==> flow/design.v <==
module gca_dlnv(
    input [31:0]    coord0,
    input [31:0]    coord1,
    input           ld,
    input           step,
    input           CLK,
    output          FC,
    output [20:0]   ADDR
);
    reg         [15:0] x0;
    reg         [15:0] y0;
    wire        [15:0] x1;
    wire        [15:0] y1;
    reg  signed [15:0] dx, dy;
    reg  signed [15:0] sx, sy;
    reg  signed [15:0] error;
    wire signed [15:0] e2;
    assign x1 = {5'b0, coord1[10:0]};
    assign y1 = {6'b0, coord1[20:11]};
    assign e2 = error <<< 1;
    assign ADDR = {y0[9:0], x0[10:0]};
    assign FC = !ld && (x0 == x1 && y0 == y1 || e2 >= dy && x0 == x1 || e2 <= dx && y0 == y1);
    always @(posedge CLK) begin
        if(ld) begin
            x0 <= {5'b0, coord0[10:0]};
            y0 <= {6'b0, coord0[20:11]};
            sx <= (x0 > x1) ? -16'd1 : 16'd1;
            sy <= (y0 > y1) ? -16'd1 : 16'd1;
            dx <= (x0 < x1) ? (x1 - x0) : (x0 - x1);
            dy <= (y1 < y0) ? (y1 - y0) : (y0 - y1);
            error <= dx + dy;
        end
        if(step && !ld) begin
            if(e2 >= dy) x0 <= x0 + sx;
            if(e2 <= dx) y0 <= y0 + sy;
            if(e2 >= dy && e2 <= dx)
                error <= error + dx + dy;
            else if(e2 >= dy)
                error <= error + dy;
            else if(e2 <= dx)
                error <= error + dx;
        end
    end
endmodule
# Reports on gca_dlnv
# Tool output for the design above, in the order of the flow.
# Lines are those of the file above, counted from 1.
# The mark - stands for no value.
# design
design	gca_dlnv
clk_port	CLK
library	sky130hd
lib_corner	tt_025C_1v80

# Word-level counts
# Counts by Yosys on the flattened word-level netlist (proc, flatten, opt, wreduce; memories kept). Register bits leave out memories and registers merged into their read ports (data or address); mux counts leave out enables and synchronous resets folded into registers. Print and check cells are left out. Cells with the same type and inputs are merged into one.
# bits
reg_bits	112
wordCells	49
output_inout_bits	22
in_bits	67
# classes
cmp	6
add_sub_neg	10
muxes	15
equal	2
reduce_and_logical	9
# ops
op	count
16-bit 2-to-1 mux	15
16-bit adder	6
10-bit by 16-bit subtractor with 16-bit output	1
10-bit by 16-bit < comparator with 1-bit output	1
11-bit by 16-bit subtractor with 16-bit output	1
16-bit by 10-bit subtractor with 16-bit output	1
16-bit by 10-bit greater-than comparator with 1-bit output	1
16-bit by 10-bit equality test with 1-bit output	1
16-bit by 11-bit subtractor with 16-bit output	1
16-bit by 11-bit greater-than comparator with 1-bit output	1
16-bit by 11-bit < comparator with 1-bit output	1
16-bit by 11-bit equality test with 1-bit output	1
16-bit >= comparator	1
16-bit <= comparator	1
1-bit logical AND	6
1-bit logical OR	2
1-bit logical NOT	1

# Depth
# Longest topological path by Yosys (ltp), each cell counted once; first at word level (registers and memories cut), then after technology mapping (sequential cells cut; the memories' decode and read muxes count).
# depth
depth_word	6
abc_area	0
depth_mapped	17

# Netlist
# Yosys stat after the flow's synthesis: flattened, memories mapped to cells. It holds for the ABC_AREA given above (unset counts as 0); a run with the other value may have another netlist.
# synth_totals
synth_area_um2	10353.7
cells	1263
buffers	56
flip_flops	81
seqArea_um2	1961.9
# types
cell_type	count	type_area_um2
sky130_fd_sc_hd__ha_1	158	1.98E+03
sky130_fd_sc_hd__edfxtp_1	34	1.02E+03
sky130_fd_sc_hd__dfxtp_1	47	940.902
sky130_fd_sc_hd__xnor2_1	58	507.987
sky130_fd_sc_hd__a21oi_1	95	475.456
sky130_fd_sc_hd__mux2i_1	39	390.374
sky130_fd_sc_hd__a21o_1	51	382.867
sky130_fd_sc_hd__inv_1	102	382.867
sky130_fd_sc_hd__nor2_1	83	311.549
sky130_fd_sc_hd__nand2_1	79	296.534
sky130_fd_sc_hd__xor2_1	33	289.027
sky130_fd_sc_hd__o21ai_0	54	270.259
sky130_fd_sc_hd__fa_1	10	200.192
sky130_fd_sc_hd__o21ai_1	37	185.178
sky130_fd_sc_hd__a211oi_1	23	172.666
sky130_fd_sc_hd__nor3_1	34	170.163
sky130_fd_sc_hd__o21a_1	22	165.158
sky130_fd_sc_hd__buf_4	21	157.651
# Not listed: further types 67, cells in them 283.

# Worst setup path after synthesis
# Source: OpenSTA report_checks on the synthesized netlist (no wires, ideal clock, input and output delay 20% of the period each), path of least setup slack; recovery checks are left aside. Register names are those of the netlist, which keeps one name where synthesis merged equal registers.
# synth_path
path_type	reg2reg
startpoint	reg dx[0]
endpoint	reg error[14]
slack_ns	1.243
launch_ns	0.000
clock_period_ns	5.0
driving_pins	18
path_delay_ns	3.757
arrival_time_ns	3.688
synth_period_reached_ns	3.757
# "path_delay_ns" = arrival - input delay + setup time.
# "driving_pins" counts driving pins, that of a launching flip-flop among them; a cell with two outputs on the path counts twice.
# "synth_period_reached_ns" = period - worst setup slack (recovery checks aside). The figure is calculated, with input and output delays left at 20% of the set period.
# Between the ends stands the longest chain of elaborated cells between them, by number of cells; it is not shown to be the way that was timed. Of several equally long chains one is given.
# A line is the first line of the expression or statement that the cell stems from. Yosys adds cells for indexed reads and writes and turns some case tables into memories.
# At most two assigning lines are given for a register; there are more.
# synth_via
cell_sequence	sky130_fd_sc_hd__edfxtp_1 > sky130_fd_sc_hd__ha_1 > sky130_fd_sc_hd__fa_1 > sky130_fd_sc_hd__a211oi_1 > sky130_fd_sc_hd__o21ai_1 > sky130_fd_sc_hd__a31oi_1 > sky130_fd_sc_hd__o21bai_1 > sky130_fd_sc_hd__a21o_1 > sky130_fd_sc_hd__xor2_1 > sky130_fd_sc_hd__ha_1 > sky130_fd_sc_hd__nand2_1 > sky130_fd_sc_hd__nor2_1 > sky130_fd_sc_hd__a221o_1 > sky130_fd_sc_hd__o41a_1 > sky130_fd_sc_hd__xnor2_1 > sky130_fd_sc_hd__nor2_1 > sky130_fd_sc_hd__xnor3_1 > sky130_fd_sc_hd__o21ai_1
elab_chain_cells	6
# synth_lines
item	line	rtl
from (decl)	14	reg  signed [15:0] dx, dy;
from (assign)	29	dx <= (x0 < x1) ? (x1 - x0) : (x0 - x1);
16-bit adder	31	error <= dx + dy;
16-bit 2-to-1 mux	24	if(ld) begin
16-bit 2-to-1 mux	40	else if(e2 <= dx)
16-bit 2-to-1 mux	38	else if(e2 >= dy)
16-bit 2-to-1 mux	36	if(e2 >= dy && e2 <= dx)
16-bit 2-to-1 mux	33	if(step && !ld) begin
to (assign)	31
to (assign)	37	error <= error + dx + dy;
to (decl)	16	reg  signed [15:0] error;

# Path in the finished layout
# Path of least setup slack in the final report of flow run 1 (OpenROAD, finished layout, wires in). Where an end is a register, its clock arrival counts in the times.
# layout_path
path_type	in2out
startpoint	in coord1[15]
endpoint	out FC
input_delay_ns	0.91
launch_ns	0.91
arrival_time_ns	3.38
driving_pins	10
clock_period_ns	4.56
slack_ns	0.27
output_delay_ns	0.91
# Between the ends stands the longest chain of elaborated cells between them, by number of cells; it is not shown to be the way that was timed. Of several equally long chains one is given.
# layout_via
cell_sequence	sky130_fd_sc_hd__clkdlybuf4s50_1 > sky130_fd_sc_hd__ha_1 > sky130_fd_sc_hd__and3_1 > sky130_fd_sc_hd__nand4_1 > sky130_fd_sc_hd__nor3_1 > sky130_fd_sc_hd__inv_1 > sky130_fd_sc_hd__nand2_1 > sky130_fd_sc_hd__a22oi_1 > sky130_fd_sc_hd__nor2_1 > sky130_fd_sc_hd__clkdlybuf4s50_1
elab_chain_cells	5
# layout_lines
item	line	rtl
from (decl)	3	input [31:0]    coord1,
16-bit by 10-bit equality test with 1-bit output	22	assign FC = !ld && (x0 == x1 && y0 == y1 || e2 >= dy && x0 == x1 || e2 <= dx && y0 == y1);
1-bit logical AND	22
1-bit logical OR (2 in a row)	22
1-bit logical AND	22
to (decl)	7	output          FC,

Wiki page: gca_dlnv / flow data

Below are 2 stored runs of the flow (Yosys, OpenROAD; platform sky130hd) on gca_dlnv, each with its settings and what was measured, unordered. Constraints: input delay and output delay 20% of the set period each, output load 0.01 pF.
"achieved_clock_period_ns" = clock period - worst setup slack. The figure is calculated, with input and output delays left at 20% of the set period.
"worst_setup_path_time_ns" = time allowed to the worst setup path (clock period - input delay - output delay, where it has them) - its slack; a late launch clock adds to it, a late capture clock takes from it.

Flow run 1, flow files:
==> flow/run.sh <==
#!/bin/bash
# the make line also repeats the synthesis and layout settings of config.mk as NAME=value (left out here)
make -C /OpenROAD-flow-scripts/flow DESIGN_CONFIG=/design/flow/config.mk WORK_HOME=/design/flow/orfs CLKGATE_MAP_FILE= finish
==> flow/config.mk <==
export PLATFORM = sky130hd
export DESIGN_NAME = gca_dlnv
export DESIGN_NICKNAME = gca_dlnv
export VERILOG_FILES = /design/flow/design.v
export SDC_FILE = /design/flow/constraint.sdc
export NUM_CORES = 4
export LEC_CHECK = 0
export CAP_MARGIN = 20
export CORE_MARGIN = 2
export CORE_UTILIZATION = 39
export SLEW_MARGIN = 20
==> flow/constraint.sdc <==
create_clock -name core_clock -period 4.56 [get_ports {CLK}]
set_input_delay 0.9120 -clock core_clock [delete_from_list [all_inputs] [get_ports {CLK}]]
set_output_delay 0.9120 -clock core_clock [all_outputs]
set_load 0.01 [all_outputs]

==> results of flow run 1, as CSV <==
result,value
yosys.chip_area_um2,10353.7
total_die_area_um2,27867.3
post_route_stdcell_area_um2,11642.4
post_route_util_pct,44.7
timing.setup.ws_ns,0.269
tns_ns,0.000
achieved_clock_period_ns,4.291
worst_setup_path_time_ns,2.47
worst_path_kind,"in2out"

Flow run 2, flow files:
==> flow/run.sh <==
#!/bin/bash
# the make line also repeats the synthesis and layout settings of config.mk as NAME=value (left out here)
make -C /OpenROAD-flow-scripts/flow DESIGN_CONFIG=/design/flow/config.mk WORK_HOME=/design/flow/orfs CLKGATE_MAP_FILE= finish
==> flow/config.mk <==
export PLATFORM = sky130hd
export DESIGN_NAME = gca_dlnv
export DESIGN_NICKNAME = gca_dlnv
export VERILOG_FILES = /design/flow/design.v
export SDC_FILE = /design/flow/constraint.sdc
export NUM_CORES = 4
export LEC_CHECK = 0
export ABC_AREA = 1
export CAP_MARGIN = 15
export CELL_PAD_IN_SITES_GLOBAL_PLACEMENT = 1
export CORE_MARGIN = 5
export CORE_UTILIZATION = 69
export CTS_CLUSTER_DIAMETER = 50
export GPL_ROUTABILITY_DRIVEN = 0
export GPL_TIMING_DRIVEN = 0
export MIN_ROUTING_LAYER = met1
export PLACE_DENSITY_LB_ADDON = 0.18
export SLEW_MARGIN = 30
export TNS_END_PERCENT = 50
==> flow/constraint.sdc <==
create_clock -name core_clock -period 4.19 [get_ports {CLK}]
set_input_delay 0.8380 -clock core_clock [delete_from_list [all_inputs] [get_ports {CLK}]]
set_output_delay 0.8380 -clock core_clock [all_outputs]
set_load 0.01 [all_outputs]

Flow run 2: no final report: placement broke off with FLW-0024
